==> flow/design.v <==
module half_addr(
    input a,
    input b,
    output sum,
    output carry  
);
assign sum = a ^ b;
assign carry = a & b;
endmodule
module full_addr(
    input a,
    input b,
    input cin,  
    output sum,
    output carry  
);
assign sum = a ^ b ^ cin;
assign carry = (a & b) | (cin & (a ^ b));
endmodule
module i4_addr(
    input  [3:0] a,           
    input  [3:0] b,           
    input        cin,         
    input        valid_in,    
    output [3:0] sum,         
    output       group_g,     
    output       group_p,     
    output       ready_out    
);
wire [3:0] g, p;
assign g = a & b;           
assign p = a | b;           
wire c1, c2, c3;
assign c1 = g[0] | (p[0] & cin);
assign c2 = g[1] | (p[1] & g[0]) | (p[1] & p[0] & cin);
assign c3 = g[2] | (p[2] & g[1]) | (p[2] & p[1] & g[0]) | (p[2] & p[1] & p[0] & cin);
assign group_g = g[3] | (p[3] & g[2]) | (p[3] & p[2] & g[1]) | (p[3] & p[2] & p[1] & g[0]);
assign group_p = p[3] & p[2] & p[1] & p[0];
assign sum[0] = a[0] ^ b[0] ^ cin;
assign sum[1] = a[1] ^ b[1] ^ c1;
assign sum[2] = a[2] ^ b[2] ^ c2;
assign sum[3] = a[3] ^ b[3] ^ c3;
reg ready_out_reg;
always @(*) begin
    if (valid_in) begin
        ready_out_reg = 1'b1;
    end else begin
        ready_out_reg = 1'b0;
    end
end
assign ready_out = ready_out_reg;
endmodule
module i8_addr(
    input  [7:0] a,           
    input  [7:0] b,           
    input        cin,         
    input        valid_in,    
    output [7:0] sum,         
    output       group_g,     
    output       group_p,     
    output       ready_out    
);
wire [3:0] a_low  = a[3:0];
wire [3:0] a_high = a[7:4];
wire [3:0] b_low  = b[3:0];
wire [3:0] b_high = b[7:4];
wire c4;                
wire g_low, p_low;      
wire g_high, p_high;    
wire ready_low, ready_high;
i4_addr cla_low(
    .a(a_low), .b(b_low), .cin(cin), .valid_in(valid_in),
    .sum(sum[3:0]), .group_g(g_low), .group_p(p_low), .ready_out(ready_low)
);
i4_addr cla_high(
    .a(a_high), .b(b_high), .cin(c4), .valid_in(valid_in),
    .sum(sum[7:4]), .group_g(g_high), .group_p(p_high), .ready_out(ready_high)
);
assign c4 = g_low | (p_low & cin);
assign group_g = g_high | (p_high & g_low);
assign group_p = p_high & p_low;
assign ready_out = ready_low & ready_high;
endmodule
module i16_add(
    input  [15:0] a,          
    input  [15:0] b,          
    input        valid_in,    
    output [15:0] sum,        
    output       carry_out,   
    output       ready_out    
);
wire [7:0] a_low  = a[7:0];   
wire [7:0] a_high = a[15:8];  
wire [7:0] b_low  = b[7:0];
wire [7:0] b_high = b[15:8];
wire c0, c8;                
wire g_low, p_low;          
wire g_high, p_high;        
wire ready_low, ready_high; 
assign c0 = 1'b0;           
i8_addr cla_low_8bit(
    .a(a_low), .b(b_low), .cin(c0), .valid_in(valid_in),
    .sum(sum[7:0]), .group_g(g_low), .group_p(p_low), .ready_out(ready_low)
);
i8_addr cla_high_8bit(
    .a(a_high), .b(b_high), .cin(c8), .valid_in(valid_in),
    .sum(sum[15:8]), .group_g(g_high), .group_p(p_high), .ready_out(ready_high)
);
assign c8 = g_low | (p_low & c0);                   
assign carry_out = g_high | (p_high & g_low) | (p_high & p_low & c0);  
assign ready_out = ready_low & ready_high;
endmodule
module i16_sub(
    input  [15:0] a,          
    input  [15:0] b,          
    input        valid_in,    
    output [15:0] diff,       
    output       borrow_out,  
    output       ready_out    
);
wire [15:0] b_neg = ~b;  
wire [7:0] a_low  = a[7:0];
wire [7:0] a_high = a[15:8];
wire [7:0] b_low  = b_neg[7:0];
wire [7:0] b_high = b_neg[15:8];
wire c0, c8;               
wire g_low, p_low;         
wire g_high, p_high;       
wire ready_low, ready_high;
wire carry_result;
assign c0 = 1'b1;           
i8_addr cla_low_8bit(
    .a(a_low), .b(b_low), .cin(c0), .valid_in(valid_in),
    .sum(diff[7:0]), .group_g(g_low), .group_p(p_low), .ready_out(ready_low)
);
i8_addr cla_high_8bit(
    .a(a_high), .b(b_high), .cin(c8), .valid_in(valid_in),
    .sum(diff[15:8]), .group_g(g_high), .group_p(p_high), .ready_out(ready_high)
);
assign c8 = g_low | (p_low & c0);
assign carry_result = g_high | (p_high & g_low) | (p_high & p_low & c0);
assign borrow_out = ~carry_result;
assign ready_out = ready_low & ready_high;
endmodule
module i16_mul(
    input signed [15:0] a,    
    input signed [15:0] b,    
    input        valid_in,
    output signed [15:0] prod,  
    output       ready_out
);
wire sign_a = a[15];
wire sign_b = b[15];
wire sign_res = sign_a ^ sign_b;
wire [15:0] abs_a = sign_a ? (~a + 1'b1) : a;
wire [15:0] abs_b = sign_b ? (~b + 1'b1) : b;
reg [15:0] abs_prod;
integer i;
always @(*) begin
    abs_prod = 16'd0;
    for(i = 0; i < 16; i = i + 1) begin
        if(abs_b[i]) begin
            abs_prod = abs_prod + (abs_a << i);
        end
    end
end
assign prod = sign_res ? (~abs_prod + 1'b1) : abs_prod;
assign ready_out = valid_in;
endmodule
module i16_div(
    input signed [15:0] a,    
    input signed [15:0] b,    
    input        valid_in,
    output signed [15:0] quot,  
    output       ready_out
);
wire sign_a = a[15];
wire sign_b = b[15];
wire sign_res = sign_a ^ sign_b;
wire [15:0] abs_a = sign_a ? (~a + 1'b1) : a;
wire [15:0] abs_b = sign_b ? (~b + 1'b1) : b;
reg [15:0] abs_quot;
reg [31:0] temp_r;  
integer i;
always @(*) begin
    temp_r = 32'd0;
    if (abs_b == 0) begin
        abs_quot = 16'hFFFF;  
    end else begin
        abs_quot = 16'd0;
        temp_r = 32'd0;
        for(i = 15; i >= 0; i = i - 1) begin
            temp_r = temp_r << 1;
            temp_r[0] = abs_a[i];  
            if(temp_r >= {16'd0, abs_b}) begin
                temp_r = temp_r - {16'd0, abs_b};
                abs_quot[i] = 1'b1;
            end
        end
    end
end
assign quot = sign_res ? (~abs_quot + 1'b1) : abs_quot;
assign ready_out = valid_in;
endmodule
module calc(
    input clk,  
    input rst_n,  
    input [7:0] num,
    input [2:0] op,
    input start,
    output reg [15:0] result,
    output reg [15:0] display_val,  
    output [2:0] led_op,  
    output reg stop
);
reg [15:0] local_result;
reg local_stop;
localparam ADD = 3'd6;
localparam SUB = 3'd5;
localparam MUL = 3'd4;
localparam DIV = 3'd1;
localparam ENT = 3'd2;
localparam CLR = 3'd3;
reg [15:0] a, b;
reg [2:0] local_op;
assign led_op = local_op;  
wire [15:0] res_add, res_sub, res_mul, res_div;
i16_add u_add(.a(a), .b(b), .valid_in(1'b1), .sum(res_add), .carry_out(), .ready_out());
i16_sub u_sub(.a(a), .b(b), .valid_in(1'b1), .diff(res_sub), .borrow_out(), .ready_out());
i16_mul u_mul(.a(a), .b(b), .valid_in(1'b1), .prod(res_mul), .ready_out());
i16_div u_div(.a(a), .b(b), .valid_in(1'b1), .quot(res_div), .ready_out());
localparam S_INPUT_A = 2'b00;
localparam S_INPUT_B = 2'b01;
reg [2:0] state;
always @(posedge clk) begin
	if (~rst_n) begin
    	local_stop <= 0;
        a <= 0;
        b <= 0;
        local_result <= 0;
        display_val <= 0;
        local_op <= 0;
        state <= S_INPUT_A;
    end else begin
        if (~start&local_stop) begin
        local_stop <= 0;
        end else if (start&~local_stop) begin
            case (state)
            S_INPUT_A: begin
                if (op == CLR) begin
                    a <= 0; b <= 0; display_val <= 0; local_result <= 0; local_op <= 0;
                end else if (op == ADD || op == SUB || op == MUL || op == DIV) begin
                    local_op <= op;
                    b <= 0;
                    state <= S_INPUT_B;
                end else if (op == 0) begin
                    a <= a * 16'd10 + {8'd0, num};
                    display_val <= a * 16'd10 + {8'd0, num};
                end
            end
            S_INPUT_B: begin
                if (op == CLR) begin
                    a <= 0; b <= 0; display_val <= 0; local_result <= 0; local_op <= 0;
                    state <= S_INPUT_A;
                end else if (op == ENT) begin
                    case (local_op)
                    ADD: begin local_result <= res_add; display_val <= res_add; end
                    SUB: begin local_result <= res_sub; display_val <= res_sub; end
                    DIV: begin local_result <= res_div; display_val <= res_div; end
                    MUL: begin local_result <= res_mul; display_val <= res_mul; end
                    endcase
                    a <= 0;
                    local_op <= 0;  
                    state <= S_INPUT_A;
                end else if (op == 0) begin
                    b <= b * 16'd10 + {8'd0, num};
                    display_val <= b * 16'd10 + {8'd0, num};
                end
            end
            endcase
            local_stop <= 1;
        end
    end
end
always @(posedge clk) begin
    result <= local_result;
    stop <= local_stop;
end
endmodule
# Step by step through the tools: calc
# What the tools print for calc, step after step.
# Line numbers count from 1 in the design file above.
# Operators: Yosys type, input widths -> output width; for muxes data width and select width s.
# Library cell names are shortened.
# Not given: -
# setup
top	calc
clock	clk
cell_library	sky130hd
lib_corner	tt_025C_1v80

# Word-level counts
# Source: Yosys, flattened and elaborated, memories not mapped. Widths are those after wreduce. Registers that Yosys merges into a memory's read port (data or address) are not register bits. Print and check cells do not count. Equal cells are merged and count once.
# bits
regBits	88
in_bits	14
out_inout_bits	36
wordCells	472
# classes
add_sub_neg	36
multipliers	2
cmp	16
equal	23
n_mux	110
n_logic	262
reduce_and_logical	14
# ops
cell	count
$mux 31	30
$mux 16	35
$ge 32x16->1	15
$sub 31x16->31	14
$add 16x16->16	15
$pmux 16 s2	4
$and 1x1->1	106
$mul 16x3->15 const B	2
$or 1x1->1	69
$add 16x1->16 const B	4
$not 16->16	4
$pmux 16 s4	1
$xor 1x1->1	62
$add 16x8->16	2
$mux 1	32
$and 4x4->4	6
$or 4x4->4	6
$reduce_and 6->1	4
$eq 3x3->1 const B	6
$ne 3x3->1 const B	6
$mux 3	6
$sub 1x16->17	1
$ge 1x16->1	1
$logic_not 16->1	1
$pmux 3 s2	2
$eq 3x1->1 const B	3
$ne 7x7->1 const B	1
$reduce_and 7->1	1
# Other operator kinds: 12; their cells: 24.

# Longest topological paths
# Longest topological path by Yosys (ltp), each cell counted once; first at word level (registers and memories cut), then after technology mapping (sequential cells cut; the memories' decode and read muxes count).
# depth
word_depth	58
ABC_AREA	1
depth_mapped	343
mapped_depth_nobuf	304

# Netlist
# Yosys stat after the flow's synthesis: flattened, memories mapped to cells. It holds for the ABC_AREA given above (unset counts as 0); a run with the other value may have another netlist.
# The area totals of this step are shown rounded.
# mapped
cell_count	5539
area_mm2	0.03369
sequential_area_mm2	0.001742
ffs	87
n_buf	115
# types
cell_type	count	type_area_um2
ha_1	484	6.06E+03
nand2_1	1258	4.72E+03
inv_1	717	2.69E+03
o21ai_0	446	2.23E+03
xor2_1	244	2137.05
a21oi_1	418	2.09E+03
nand3_1	365	1.83E+03
dfxtp_1	87	1741.67
nor2_1	443	1.66E+03
xnor2_1	128	1.12E+03
fa_1	38	760.73
nand4_1	103	644.368
nand2_2	97	606.832
nand3_2	55	550.528
o21bai_1	58	435.418
buf_6	31	349.085
or2_2	43	269.008
nor3_1	53	265.254
# Not listed: further types 55, cells in them 471.

# Timing after synthesis
# Source: OpenSTA report_checks on the synthesized netlist (no wires, ideal clock, input and output delay 20% of the period each), path of least setup slack; recovery checks are left aside. Register names are those of the netlist, which keeps one name where synthesis merged equal registers.
# synth_path
kind	flip-flop to flip-flop
start	register b[0]
end	register display_val[14]
clock_period_ps	55000
setup_ps	74
launch_ps	0
arrival_ps	46768
t_required_ps	54926
path_slack_ps	8158
path_delay_ps	46842
stages	328
path_buffers	43
synth_period_reached_ps	46842
# "path_delay_ps" is the arrival time less input delay plus setup time.
# "stages" counts driving pins, that of a launching flip-flop among them; a cell with two outputs on the path counts twice.
# "synth_period_reached_ps" is the clock period less the worst setup slack; recovery checks do not enter. This is arithmetic on one report: input and output delays are still those of the set period (20% each).
# The rows between start and end are the longest chain of elaborated cells between them; the timing report does not say that the signal goes this way. Where chains are equally long, one stands for them.
# Each line given opens the expression or statement behind the cell; cells for indexed reads and writes are added by Yosys, which also makes memories of some case tables.
# A register here has more assigning lines than the two given.
# synth_between
cell_sequence	dfxtp_1 inv_1 ha_1 nand2_1 o21ai_1 inv_1 clkbuf_1 clkbuf_1 ha_1 nand2_1 nand2_2 inv_1 ha_1 a21oi_1 o21ai_1 a21oi_1 o21ai_0 a21oi_4 [... 292 more ...] nand4_1 o2111a_1 a21boi_0 o311ai_0 nor4_1 ha_1 nand3_1 o21ai_1 nand2_1 a21oi_1 o21ai_1 inv_1 a21oi_1 nand3b_1 o2111ai_1 a21boi_1 o211ai_1 a31oi_1
elab_chain_len	58
cone_cells	163
classes_between	add/sub (34); mul (1); compare (16); mux (84); logic (27); reduce/logical (1)
# synth_lines
item	line	source
from (decl)	224	reg [15:0] a, b;
from (assign)	239	b <= 0;
from (assign)	276	b <= b * 16'd10 + {8'd0, num};
$not 16->16	181	wire [15:0] abs_b = sign_b ? (~b + 1'b1) : b;
$add 16x1->16	181
$mux 16	181
$sub 1x16->17	196	temp_r = temp_r - {16'd0, abs_b};
$mux 31	195	if(temp_r >= {16'd0, abs_b}) begin
$mux 31	187	if (abs_b == 0) begin
$ge 32x16->1	195
[... 44 more ...]	-
$not 16->16	202	assign quot = sign_res ? (~abs_quot + 1'b1) : abs_quot;
$add 16x1->16	202
$mux 16	202
$pmux 16 s4	266	case (local_op)
$mux 16	265	end else if (op == ENT) begin
$mux 16	262	if (op == CLR) begin
$pmux 16 s2	248	case (state)
to (assign)	258	display_val <= a * 16'd10 + {8'd0, num};
to (assign)	267	ADD: begin local_result <= res_add; display_val <= res_add; end
to (decl)	212	output reg [15:0] display_val,

# Timing after layout
# Path of least setup slack in the final report of stored run 1 (OpenROAD, finished layout, wires in). Where an end is a register, its clock arrival counts in the times.
# The report prints the path's times to 10 ps; the period is as set.
# layout_path
kind	flip-flop to flip-flop
start	register a[1]
end	register display_val[14]
clock_period_ps	55000
setup_ps	70
launch_ps	380
arrival_ps	49530
t_required_ps	55310
path_slack_ps	5780
stages	295
path_buffers	5
# The rows between start and end are the longest chain of elaborated cells between them; the timing report does not say that the signal goes this way. Where chains are equally long, one stands for them.
# A register here has more assigning lines than the two given.
# layout_between
cell_sequence	dfxtp_1 nor3_1 nand3_1 nor3_1 inv_1 nor3_1 inv_1 nor3_2 nand3_1 ha_1 nor2_1 nand2_1 nor2_2 nand4_1 nor2_2 nand3_2 nand2_4 nand2_2 [... 259 more ...] nand4_1 o2111a_1 a21boi_0 o311ai_0 nor4_2 ha_1 nand3_1 o21ai_2 nand2_1 a21oi_2 o21ai_1 inv_1 a21oi_1 nand3b_1 o2111ai_1 a21boi_1 o211ai_1 a31oi_1
elab_chain_len	58
cone_cells	171
classes_between	add/sub (34); mul (1); compare (16); mux (86); logic (34)
# layout_lines
item	line	source
from (decl)	224	reg [15:0] a, b;
from (assign)	238	a <= 0;
from (assign)	257	a <= a * 16'd10 + {8'd0, num};
$not 16->16	180	wire [15:0] abs_a = sign_a ? (~a + 1'b1) : a;
$add 16x1->16	180
$mux 16	180
$sub 1x16->17	196	temp_r = temp_r - {16'd0, abs_b};
$mux 31	195	if(temp_r >= {16'd0, abs_b}) begin
$mux 31	187	if (abs_b == 0) begin
$ge 32x16->1	195
[... 44 more ...]	-
$not 16->16	202	assign quot = sign_res ? (~abs_quot + 1'b1) : abs_quot;
$add 16x1->16	202
$mux 16	202
$pmux 16 s4	266	case (local_op)
$mux 16	265	end else if (op == ENT) begin
$mux 16	262	if (op == CLR) begin
$pmux 16 s2	248	case (state)
to (assign)	258	display_val <= a * 16'd10 + {8'd0, num};
to (assign)	267	ADD: begin local_result <= res_add; display_val <= res_add; end
to (decl)	212	output reg [15:0] display_val,

# Flow measurements of calc on sky130hd: 3 stored runs with different settings, listed in no order. Input and output delays are each 20% of the period that was set; the output load is 0.01 pF.
# "achievedPeriod_ps" means the clock period less the worst setup slack. The figure is calculated, with input and output delays left at 20% of the set period.
# "worstPathTime_ps" is the time allowed to the run's worst setup path (the clock period less input and output delay, where it has them) less its slack. Clock arrival times count: a late capture clock shortens it, a late launch clock lengthens it.
# "worstPathTime_ps" is known to 10 ps.
# Values from the reports are rounded here.
# A setting shown as n/a is not set for that run.
setting or result,stored run 1,stored run 2,stored run 3
ABC_AREA,1,n/a,1
CAP_MARGIN,20,20,20
CELL_PAD_IN_SITES_DETAIL_PLACEMENT,1,n/a,1
CELL_PAD_IN_SITES_GLOBAL_PLACEMENT,1,3,1
CORE_UTILIZATION,23,40,23
CTS_CLUSTER_DIAMETER,353,84,84
GPL_ROUTABILITY_DRIVEN,0,0,0
HOLD_SLACK_MARGIN,0.03,0.03,0.03
MAX_ROUTING_LAYER,met4,n/a,n/a
MIN_ROUTING_LAYER,met2,n/a,met2
PLACE_DENSITY,0.38,0.38,0.38
SETUP_SLACK_MARGIN,0.16,n/a,0.16
period_ns,55.0,55.0,55.0
CORE_MARGIN,2,2,2
SLEW_MARGIN,20,20,20
final_util_frac,0.254,0.462,0.254
achievedPeriod_ps,49222,51093,49142
post_route_stdcell_area_mm2,0.03697,0.03722,0.03697
fin_ws_ps,5778,3907,5858
final_die_area_mm2,0.1496,0.08369,0.1496
worstPathTime_ps,49220,51090,49140
timing.worst_path_kind,flip-flop to flip-flop,flip-flop to flip-flop,flip-flop to flip-flop
synthArea_mm2,0.03369,0.03255,0.03369
fin_hold_ws_ps,352,355,353
tns_setup_ps,0,0,0
